==> flow/design.v <==
`timescale 1ns / 1ps
module fbindct_8bit #(
  parameter IN_WIDTH = 8,                                  
  parameter INT_BITS = 6,                                  
  parameter FRAC_BITS = 6,                                 
  parameter INTER_WIDTH = IN_WIDTH + INT_BITS + FRAC_BITS, 
  parameter OUT_WIDTH = 20                                 
)(
  input                                        clk,
  input                                        rst,
  input signed [8*IN_WIDTH-1:0]                x_in,         
  input                                        ready_in,     
  input                                        load,         
  output                                       valid_out,    
  output signed [8*OUT_WIDTH-1:0]              y_out         
);
parameter [1:0] IDLE = 2'b00;
parameter [1:0] WAIT = 2'b01;
parameter [1:0] SEND = 2'b10;
reg [1:0] state;
parameter [1:0] STAGE1 = 2'b00;
parameter [1:0] STAGE2 = 2'b01;
parameter [1:0] STAGE3 = 2'b10;
parameter [1:0] STAGE4 = 2'b11;
reg [1:0] stage;
reg signed [IN_WIDTH-1:0] x_reg_0, x_reg_1, x_reg_2, x_reg_3, x_reg_4, x_reg_5, x_reg_6, x_reg_7;
reg done;
assign valid_out = done;
always @(posedge clk) begin : state_machine
  if (rst) begin
    state <= IDLE;
    stage <= STAGE1;
    done <= 1'b0;
    x_reg_0 <= 0;
    x_reg_1 <= 0;
    x_reg_2 <= 0;
    x_reg_3 <= 0;
    x_reg_4 <= 0;
    x_reg_5 <= 0;
    x_reg_6 <= 0;
    x_reg_7 <= 0;
  end else begin
    case (state)
      IDLE: begin
        if(load) begin
          x_reg_0 <= x_in[1*IN_WIDTH-1:0*IN_WIDTH];
          x_reg_1 <= x_in[2*IN_WIDTH-1:1*IN_WIDTH];
          x_reg_2 <= x_in[3*IN_WIDTH-1:2*IN_WIDTH];
          x_reg_3 <= x_in[4*IN_WIDTH-1:3*IN_WIDTH];
          x_reg_4 <= x_in[5*IN_WIDTH-1:4*IN_WIDTH];
          x_reg_5 <= x_in[6*IN_WIDTH-1:5*IN_WIDTH];
          x_reg_6 <= x_in[7*IN_WIDTH-1:6*IN_WIDTH];
          x_reg_7 <= x_in[8*IN_WIDTH-1:7*IN_WIDTH];
          state <= WAIT;
        end
      end
      WAIT: begin
        case (stage)
          STAGE1: begin 
            stage <= STAGE2;
            done <= 1'b0;
          end
          STAGE2: stage <= STAGE3;
          STAGE3: stage <= STAGE4;
          STAGE4: begin 
            state <= SEND;
            stage <= STAGE1;
            done <= 1'b1;
          end
          default : begin 
            stage <= STAGE1;
          end
        endcase
      end
      SEND: begin
        if(ready_in) begin
          state <= IDLE;
          done <= 1'b0;
        end
      end
      default: state <= IDLE;
    endcase
  end
end
reg signed [INTER_WIDTH-1:0] a_reg_0, a_reg_1, a_reg_2, a_reg_3, a_reg_4, a_reg_5, a_reg_6, a_reg_7;
wire signed [INTER_WIDTH-1:0] a_wire_0, a_wire_1, a_wire_2, a_wire_3, a_wire_4, a_wire_5, a_wire_6, a_wire_7;
assign a_wire_0 = (x_reg_0 + x_reg_7) << FRAC_BITS;
assign a_wire_1 = (x_reg_1 + x_reg_6) << FRAC_BITS;
assign a_wire_2 = (x_reg_2 + x_reg_5) << FRAC_BITS;
assign a_wire_3 = (x_reg_3 + x_reg_4) << FRAC_BITS;
assign a_wire_4 = (x_reg_3 - x_reg_4) << FRAC_BITS;
assign a_wire_5 = (x_reg_2 - x_reg_5) << FRAC_BITS;
assign a_wire_6 = (x_reg_1 - x_reg_6) << FRAC_BITS;
assign a_wire_7 = (x_reg_0 - x_reg_7) << FRAC_BITS;
always @(posedge clk) begin : stage1
  if(rst) begin
    a_reg_0 <= 0;
    a_reg_1 <= 0;
    a_reg_2 <= 0;
    a_reg_3 <= 0;
    a_reg_4 <= 0;
    a_reg_5 <= 0;
    a_reg_6 <= 0;
    a_reg_7 <= 0;
  end else if(stage == STAGE1) begin
    a_reg_0 <= a_wire_0;
    a_reg_1 <= a_wire_1;
    a_reg_2 <= a_wire_2;
    a_reg_3 <= a_wire_3;
    a_reg_4 <= a_wire_4;
    a_reg_5 <= a_wire_5;
    a_reg_6 <= a_wire_6;
    a_reg_7 <= a_wire_7;
  end
end
reg signed [INTER_WIDTH-1:0] b_reg_0, b_reg_1;
wire signed [INTER_WIDTH-1:0] b_wire_0, b_wire_1;
assign b_wire_0 = (a_reg_5>>>2) + (a_reg_5>>>3) + a_reg_6;             
assign b_wire_1 = (b_wire_0>>>1) + (b_wire_0>>>3) - a_reg_5;           
always @(posedge clk) begin : stage2
  if(rst) begin
    b_reg_0 <= 0;
    b_reg_1 <= 0;
  end else if(stage == STAGE2) begin
    b_reg_0 <= b_wire_0;
    b_reg_1 <= b_wire_1;
  end
end
reg signed [INTER_WIDTH-1:0] c_reg_0, c_reg_1, c_reg_2, c_reg_3, c_reg_4, c_reg_5, c_reg_6, c_reg_7;
wire signed [INTER_WIDTH-1:0] c_wire_0, c_wire_1, c_wire_2, c_wire_3, c_wire_4, c_wire_5, c_wire_6, c_wire_7;
assign c_wire_0 = a_reg_0 + a_reg_3;
assign c_wire_1 = a_reg_2 + a_reg_1;
assign c_wire_2 = a_reg_1 - a_reg_2;
assign c_wire_3 = a_reg_0 - a_reg_3;
assign c_wire_4 = a_reg_4 + b_reg_1;
assign c_wire_5 = a_reg_4 - b_reg_1;
assign c_wire_6 = a_reg_7 - b_reg_0;
assign c_wire_7 = b_reg_0 + a_reg_7;
always @(posedge clk) begin : stage3 
  if(rst) begin
    c_reg_0 <= 0;
    c_reg_1 <= 0;
    c_reg_2 <= 0;
    c_reg_3 <= 0;
    c_reg_4 <= 0;
    c_reg_5 <= 0;
    c_reg_6 <= 0;
    c_reg_7 <= 0;
  end else if(stage == STAGE3) begin
    c_reg_0 <= c_wire_0;
    c_reg_1 <= c_wire_1;
    c_reg_2 <= c_wire_2;
    c_reg_3 <= c_wire_3;
    c_reg_4 <= c_wire_4;
    c_reg_5 <= c_wire_5;
    c_reg_6 <= c_wire_6;
    c_reg_7 <= c_wire_7;
  end
end
reg signed [INTER_WIDTH-1:0] d_reg_0, d_reg_1, d_reg_2, d_reg_3, d_reg_4, d_reg_5, d_reg_6;
wire signed [INTER_WIDTH-1:0] d_wire_0, d_wire_1, d_wire_2, d_wire_3, d_wire_4, d_wire_5, d_wire_6;
assign d_wire_0 = c_reg_0 + c_reg_1;                                          
assign d_wire_1 = (d_wire_0>>>1) - c_reg_1;                                   
assign d_wire_2 = c_reg_2 - ((c_reg_3>>>2) + (c_reg_3>>>3));                 
assign d_wire_3 = c_reg_3 + (d_wire_2>>>2) + (d_wire_2>>>3);                 
assign d_wire_4 = c_reg_4 - (c_reg_7>>>3);                                    
assign d_wire_5 = c_reg_5 + (c_reg_6>>>1) + (c_reg_6>>>2) + (c_reg_6>>>3);  
assign d_wire_6 = c_reg_6 - (d_wire_5>>>1);                                   
always @(posedge clk) begin : stage4 
  if(rst) begin
    d_reg_0 <= 0;
    d_reg_1 <= 0;
    d_reg_2 <= 0;
    d_reg_3 <= 0;
    d_reg_4 <= 0;
    d_reg_5 <= 0;
    d_reg_6 <= 0;
  end else if(stage == STAGE4) begin
    d_reg_0 <= d_wire_0;
    d_reg_1 <= d_wire_1;
    d_reg_2 <= d_wire_2;
    d_reg_3 <= d_wire_3;
    d_reg_4 <= d_wire_4;
    d_reg_5 <= d_wire_5;
    d_reg_6 <= d_wire_6;
  end
end
reg [INTER_WIDTH-1:0] c_reg7_delay;
always @(posedge clk) begin : delay_c_reg
  if (rst) begin
    c_reg7_delay <= 1'b0;
  end else begin
    c_reg7_delay <= c_reg_7;
  end
end
assign y_out[1*OUT_WIDTH-1:0*OUT_WIDTH] = d_reg_0;
assign y_out[2*OUT_WIDTH-1:1*OUT_WIDTH] = c_reg7_delay;
assign y_out[3*OUT_WIDTH-1:2*OUT_WIDTH] = d_reg_3;
assign y_out[4*OUT_WIDTH-1:3*OUT_WIDTH] = d_reg_6;
assign y_out[5*OUT_WIDTH-1:4*OUT_WIDTH] = d_reg_1;
assign y_out[6*OUT_WIDTH-1:5*OUT_WIDTH] = d_reg_5;
assign y_out[7*OUT_WIDTH-1:6*OUT_WIDTH] = d_reg_2;
assign y_out[8*OUT_WIDTH-1:7*OUT_WIDTH] = d_reg_4;
endmodule
# Reports on fbindct_8bit
# Module fbindct_8bit before and after one edit of its RTL, step after step.
# "before" refers to lines of the RTL above, "after" to lines of the edited file.
# "diff": "after" minus "before" as printed here. "change_rel_pct": 100 x difference / "before".
# Operators: Yosys type, input widths -> output width; for muxes data width and select width s.
# Cell names lack the library's common part.
# A cell with -- has no value.
[design]
top_module = "fbindct_8bit"
clock = "clk"
cell_library = "sky130hd"
corner = "tt_025C_1v80"

# Edit of the RTL
# The edit as a unified diff against the file above.
# A script made this edit. It changes what the design does and was not meant as an optimisation.
# begin of diff
@@ -129,5 +129,5 @@
 reg signed [INTER_WIDTH-1:0] c_reg_0, c_reg_1, c_reg_2, c_reg_3, c_reg_4, c_reg_5, c_reg_6, c_reg_7;
 wire signed [INTER_WIDTH-1:0] c_wire_0, c_wire_1, c_wire_2, c_wire_3, c_wire_4, c_wire_5, c_wire_6, c_wire_7;
-assign c_wire_0 = a_reg_0 + a_reg_3;
+assign c_wire_0 = a_reg_0 - a_reg_3;
 assign c_wire_1 = a_reg_2 + a_reg_1;
 assign c_wire_2 = a_reg_1 - a_reg_2;
# end of diff

# Word-level counts
# Counts by Yosys on the flattened word-level netlist (proc, flatten, opt, wreduce; memories kept). Register bits leave out memories and registers merged into their read ports (data or address). Print and check cells are left out. Cells with the same type and inputs are merged into one.
[word_totals]
columns = ["item", "before", "after", "diff", "change_rel_pct"]
rows = [
  ["ram_bits", 0, 0, 0, "--"],
  ["n_memories", 0, 0, 0, "--"],
  ["reg_bits", 536, 516, -20, -3.73],
  ["in_bits", 68, 68, 0, 0.00],
  ["romBits", 0, 0, 0, "--"],
  ["clocked_rd_ports_x_width", 0, 0, 0, "--"],
  ["out_inout_bits", 161, 161, 0, 0.00],
  ["wordCells", 91, 89, -2, -2.20],
  ["latch_bits", 0, 0, 0, "--"],
]
[classes]
columns = ["item", "before", "after", "diff", "change_rel_pct"]
rows = [
  ["multipliers", 0, 0, 0, "--"],
  ["eq_ne", 9, 9, 0, 0.00],
  ["compare", 0, 0, 0, "--"],
  ["bitwise", 0, 0, 0, "--"],
  ["reduce_logical", 6, 6, 0, 0.00],
  ["n_addsub", 31, 30, -1, -3.23],
  ["mux", 8, 8, 0, 0.00],
  ["n_div", 0, 0, 0, "--"],
  ["shift", 0, 0, 0, "--"],
]
[ops]
columns = ["cell", "before", "after", "diff", "change_rel_pct"]
rows = [
  ["$add 20x20->20", 5, 4, -1, -20.00],
]
# Unchanged operator kinds not shown: 27.

# Logic depth
# Depth = most cells in a row (Yosys ltp): at word level without a register or memory, in the mapped netlist without a sequential cell, where the memories' decode and read muxes count.
[logic_depth]
columns = ["item", "before", "after", "diff", "change_rel_pct"]
rows = [
  ["ltp_word", 4, 4, 0, 0.00],
  ["ABC_AREA", "0", "0", "--", "--"],
  ["mapped_depth", 27, 25, -2, -7.41],
  ["ltp_nobuf", 26, 25, -1, -3.85],
]

# Netlist
# Source: synth_stat.txt of the flow (Yosys; design flattened, memories mapped). It holds for the ABC_AREA given above (unset counts as 0); a run with the other value may have another netlist.
[by_type]
columns = ["cell", "before", "after", "diff", "change_rel_pct"]
rows = [
  ["a21oi_1", 287, 251, -36, -12.54],
  ["nor2_1", 506, 473, -33, -6.52],
  ["nand2_1", 248, 215, -33, -13.31],
  ["inv_1", 372, 343, -29, -7.80],
  ["a21o_1", 55, 72, 17, 30.91],
  ["nor2b_1", 24, 39, 15, 62.50],
  ["dfxtp_1", 435, 422, -13, -2.99],
  ["mux2i_1", 120, 133, 13, 10.83],
  ["o21ai_0", 104, 93, -11, -10.58],
  ["ha_1", 306, 296, -10, -3.27],
  ["o21a_1", 38, 28, -10, -26.32],
  ["buf_1", 36, 27, -9, -25.00],
  ["and2_1", 14, 6, -8, -57.14],
  ["a21boi_0", 24, 17, -7, -29.17],
  ["xnor2_1", 167, 173, 6, 3.59],
  ["o21bai_1", 65, 59, -6, -9.23],
  ["xor2_1", 56, 61, 5, 8.93],
  ["nor3_1", 49, 54, 5, 10.20],
]
# Unchanged cell types not shown: 11.
# The list need not be complete.
[mapped]
columns = ["item", "before", "after", "diff", "change_rel_pct"]
rows = [
  ["n_buf", 172, 160, -12, -6.98],
  ["seqArea_um2", 8708.4, 8448.1, -260.3, -2.99],
  ["stdcells", 3446, 3311, -135, -3.92],
  ["ffs", 435, 422, -13, -2.99],
  ["synth_area_um2", 28621.2, 27964.3, -656.9, -2.30],
]

# Timing after synthesis
# OpenSTA on the mapped netlist: ideal clock, no wires. The path of least setup slack (recovery checks aside). Input and output delay are each 20% of the period. Register names are those of the netlist, which keeps one name where synthesis merged equal registers.
[synth_path]
columns = ["item", "before", "after", "diff", "change_rel_pct"]
rows = [
  ["path_type", "reg2reg", "reg2reg", "--", "--"],
  ["startpoint", "reg c_reg_6[4]", "reg c_reg_6[4]", "--", "--"],
  ["endpoint", "reg d_reg_6[19]", "reg d_reg_6[19]", "--", "--"],
  ["t_required_ns", 9.917, 9.880, -0.037, -0.37],
  ["setup_ns", 0.083, 0.120, 0.037, "--"],
  ["path_delay_ns", 5.534, 5.636, 0.102, 1.84],
  ["driving_pins", 23, 22, -1, -4.35],
  ["setup_slack_ns", 4.467, 4.364, -0.103, "--"],
  ["clock_period_ns", 10.0, 10.0, 0.0, 0.00],
  ["n_path_buf", 0, 0, 0, "--"],
  ["t_arrival_ns", 5.451, 5.516, 0.065, 1.19],
  ["synth_period_reached_ns", 5.533, 5.636, 0.103, 1.86],
]
# "path_delay_ns" is the arrival time less input delay plus setup time.
# "driving_pins": output pins that drive a net of the path, with the launching flip-flop's if there is one; two outputs of one cell count as two.
# "synth_period_reached_ns" = period - worst setup slack (recovery checks aside). The figure is calculated, with input and output delays left at 20% of the set period.
# The rows between start and end are the longest chain of elaborated cells between them; the timing report does not say that the signal goes this way. Where chains are equally long, one stands for them.
# A line is the first line of the expression or statement that the cell stems from. Yosys adds cells for indexed reads and writes and turns some case tables into memories.
[synth_between_before]
cell_sequence = "dfxtp_1 > inv_1 > fa_1 > fa_1 > inv_1 > ha_1 > a211oi_1 > o21bai_2 > a21oi_1 > xor2_1 > ha_1 > a21o_1 > a21oi_1 > nor3b_1 > a21oi_1 > maj3_2 > maj3_2 > o21a_1 > o211ai_2 > o211ai_2 > maj3_2 > a2111o_1 > o221ai_1"
elab_chain_len = 4
cells_between = 4
classes_between = "4 x add/sub"
[synth_rtl_before]
columns = ["item", "line_no", "text"]
rows = [
  ["from (decl)", 129, "reg signed [INTER_WIDTH-1:0] c_reg_0, c_reg_1, c_reg_2, c_reg_3, c_reg_4, c_reg_5, c_reg_6, c_reg_7;"],
  ["from (assign)", 147, "c_reg_6 <= 0;"],
  ["from (assign)", 156, "c_reg_6 <= c_wire_6;"],
  ["$add 20x19->20", 167, "assign d_wire_5 = c_reg_5 + (c_reg_6>>>1) + (c_reg_6>>>2) + (c_reg_6>>>3);"],
  ["$add 20x18->20", 167, ""],
  ["$add 20x17->20", 167, ""],
  ["$sub 20x19->20", 168, "assign d_wire_6 = c_reg_6 - (d_wire_5>>>1);"],
  ["to (assign)", 177, "d_reg_6 <= 0;"],
  ["to (assign)", 185, "d_reg_6 <= d_wire_6;"],
  ["to (decl)", 160, "reg signed [INTER_WIDTH-1:0] d_reg_0, d_reg_1, d_reg_2, d_reg_3, d_reg_4, d_reg_5, d_reg_6;"],
]
[synth_between_after]
cell_sequence = "dfxtp_1 > inv_1 > fa_1 > fa_1 > inv_1 > ha_1 > a211oi_2 > o211ai_1 > o21ai_0 > xor2_1 > ha_1 > a21o_1 > a21o_1 > a41o_1 > maj3_2 > maj3_2 > maj3_2 > o2111ai_2 > nand2_2 > maj3_2 > a21o_1 > a211o_1"
elab_chain_len = 4
cells_between = 4
classes_between = "4 x add/sub"
[synth_rtl_after]
columns = ["item", "line_no", "text"]
rows = [
  ["from (decl)", 129, "reg signed [INTER_WIDTH-1:0] c_reg_0, c_reg_1, c_reg_2, c_reg_3, c_reg_4, c_reg_5, c_reg_6, c_reg_7;"],
  ["from (assign)", 147, "c_reg_6 <= 0;"],
  ["from (assign)", 156, "c_reg_6 <= c_wire_6;"],
  ["$add 20x19->20", 167, "assign d_wire_5 = c_reg_5 + (c_reg_6>>>1) + (c_reg_6>>>2) + (c_reg_6>>>3);"],
  ["$add 20x18->20", 167, ""],
  ["$add 20x17->20", 167, ""],
  ["$sub 20x19->20", 168, "assign d_wire_6 = c_reg_6 - (d_wire_5>>>1);"],
  ["to (assign)", 177, "d_reg_6 <= 0;"],
  ["to (assign)", 185, "d_reg_6 <= d_wire_6;"],
  ["to (decl)", 160, "reg signed [INTER_WIDTH-1:0] d_reg_0, d_reg_1, d_reg_2, d_reg_3, d_reg_4, d_reg_5, d_reg_6;"],
]

# Worst path after layout
# Path of least setup slack in the final report of each run of pair 1 (OpenROAD, finished layout, wires in). Where an end is a register, its clock arrival counts in the times.
[layout_path]
columns = ["item", "before", "after", "diff", "change_rel_pct"]
rows = [
  ["path_type", "reg2reg", "reg2reg", "--", "--"],
  ["startpoint", "reg c_reg_6[4]", "reg c_reg_6[4]", "--", "--"],
  ["endpoint", "reg d_reg_6[19]", "reg d_reg_6[19]", "--", "--"],
  ["setup_ns", 0.08, 0.11, 0.03, "--"],
  ["t_required_ns", 6.60, 6.57, -0.03, -0.45],
  ["t_arrival_ns", 6.20, 6.36, 0.16, 2.58],
  ["setup_slack_ns", 0.40, 0.21, -0.19, "--"],
  ["clock_period_ns", 6.09, 6.09, 0.00, 0.00],
  ["driving_pins", 22, 21, -1, -4.55],
  ["n_path_buf", 1, 1, 0, 0.00],
]
# The rows between start and end are the longest chain of elaborated cells between them; the timing report does not say that the signal goes this way. Where chains are equally long, one stands for them.
[layout_between_before]
cell_sequence = "dfxtp_1 > buf_4 > fa_1 > fa_1 > fa_1 > a211oi_2 > o21bai_2 > a21oi_1 > xor2_1 > ha_1 > a21o_1 > a21oi_2 > nor3b_2 > a21oi_1 > maj3_2 > maj3_2 > o21a_1 > o211ai_2 > o211ai_2 > maj3_2 > a2111o_1 > o221ai_1"
elab_chain_len = 4
cells_between = 4
classes_between = "4 x add/sub"
[layout_rtl_before]
columns = ["item", "line_no", "text"]
rows = [
  ["from (decl)", 129, "reg signed [INTER_WIDTH-1:0] c_reg_0, c_reg_1, c_reg_2, c_reg_3, c_reg_4, c_reg_5, c_reg_6, c_reg_7;"],
  ["from (assign)", 147, "c_reg_6 <= 0;"],
  ["from (assign)", 156, "c_reg_6 <= c_wire_6;"],
  ["$add 20x19->20", 167, "assign d_wire_5 = c_reg_5 + (c_reg_6>>>1) + (c_reg_6>>>2) + (c_reg_6>>>3);"],
  ["$add 20x18->20", 167, ""],
  ["$add 20x17->20", 167, ""],
  ["$sub 20x19->20", 168, "assign d_wire_6 = c_reg_6 - (d_wire_5>>>1);"],
  ["to (assign)", 177, "d_reg_6 <= 0;"],
  ["to (assign)", 185, "d_reg_6 <= d_wire_6;"],
  ["to (decl)", 160, "reg signed [INTER_WIDTH-1:0] d_reg_0, d_reg_1, d_reg_2, d_reg_3, d_reg_4, d_reg_5, d_reg_6;"],
]
[layout_between_after]
cell_sequence = "dfxtp_1 > buf_4 > fa_1 > fa_1 > ha_1 > a211oi_1 > o211ai_1 > and2_1 > nor2_1 > xor2_1 > ha_1 > a21o_1 > a41o_1 > maj3_2 > maj3_2 > maj3_2 > o2111ai_2 > nand2_2 > maj3_2 > a21o_1 > a211o_1"
elab_chain_len = 4
cells_between = 4
classes_between = "4 x add/sub"
[layout_rtl_after]
columns = ["item", "line_no", "text"]
rows = [
  ["from (decl)", 129, "reg signed [INTER_WIDTH-1:0] c_reg_0, c_reg_1, c_reg_2, c_reg_3, c_reg_4, c_reg_5, c_reg_6, c_reg_7;"],
  ["from (assign)", 147, "c_reg_6 <= 0;"],
  ["from (assign)", 156, "c_reg_6 <= c_wire_6;"],
  ["$add 20x19->20", 167, "assign d_wire_5 = c_reg_5 + (c_reg_6>>>1) + (c_reg_6>>>2) + (c_reg_6>>>3);"],
  ["$add 20x18->20", 167, ""],
  ["$add 20x17->20", 167, ""],
  ["$sub 20x19->20", 168, "assign d_wire_6 = c_reg_6 - (d_wire_5>>>1);"],
  ["to (assign)", 177, "d_reg_6 <= 0;"],
  ["to (assign)", 185, "d_reg_6 <= d_wire_6;"],
  ["to (decl)", 160, "reg signed [INTER_WIDTH-1:0] d_reg_0, d_reg_1, d_reg_2, d_reg_3, d_reg_4, d_reg_5, d_reg_6;"],
]

# Flow runs
# Runs of the flow (Yosys, OpenROAD) on both versions; the two runs of a pair have the same settings. The constraints put input and output delay at 20% of the set period each and load the outputs with 0.01 pF.
[settings_pair_1]
CORE_UTILIZATION = 40
period_ns = 6.09
CAP_MARGIN = 20
CORE_MARGIN = 2
SLEW_MARGIN = 20
[results_pair_1]
columns = ["item", "before", "after", "diff", "change_rel_pct"]
rows = [
  ["dieArea_um2", 73709.5, 72041.2, -1668.3, -2.26],
  ["design_power_uw", 12728, 12883, 155, 1.22],
  ["finish.stdcell_area_um2", 33163.1, 32513.7, -649.4, -1.96],
  ["hold_ws_ns", 0.460, 0.464, 0.004, "--"],
  ["post_route_util_pct", 46.6, 47.2, 0.6, "--"],
  ["clock_period_reached_ns", 5.686, 5.881, 0.195, 3.43],
  ["ys_area_um2", 28621.2, 27964.3, -656.9, -2.30],
  ["tns_ns", 0.000, 0.000, 0.000, "--"],
  ["ws_setup_ns", 0.404, 0.209, -0.195, "--"],
]
[settings_pair_2]
ABC_AREA = 1
CAP_MARGIN = 15
CELL_PAD_IN_SITES_DETAIL_PLACEMENT = 0
CELL_PAD_IN_SITES_GLOBAL_PLACEMENT = 0
CORE_ASPECT_RATIO = 0.72
CORE_UTILIZATION = 44
GPL_TIMING_DRIVEN = 1
PLACE_DENSITY_LB_ADDON = 0.13
period_ns = 4.9
CORE_MARGIN = 2
SLEW_MARGIN = 20
[results_pair_2]
columns = ["item", "before", "after", "diff", "change_rel_pct"]
rows = [
  ["dieArea_um2", 71384.4, 69257.1, -2127.3, -2.98],
  ["design_power_uw", 18280, 18340, 60, 0.33],
  ["finish.stdcell_area_um2", 35091.2, 34354.2, -737.0, -2.10],
  ["hold_ws_ns", 0.469, 0.463, -0.006, "--"],
  ["post_route_util_pct", 51.4, 51.8, 0.4, "--"],
  ["clock_period_reached_ns", 4.578, 4.560, -0.018, -0.39],
  ["ys_area_um2", 30463.0, 29542.1, -920.9, -3.02],
  ["tns_ns", 0.000, 0.000, 0.000, "--"],
  ["ws_setup_ns", 0.322, 0.340, 0.018, "--"],
]
# "clock_period_reached_ns" = clock period - worst setup slack. The figure is calculated, with input and output delays left at 20% of the set period.
# "design_power_uw" is the tool's figure for a default switching activity; nothing was simulated.
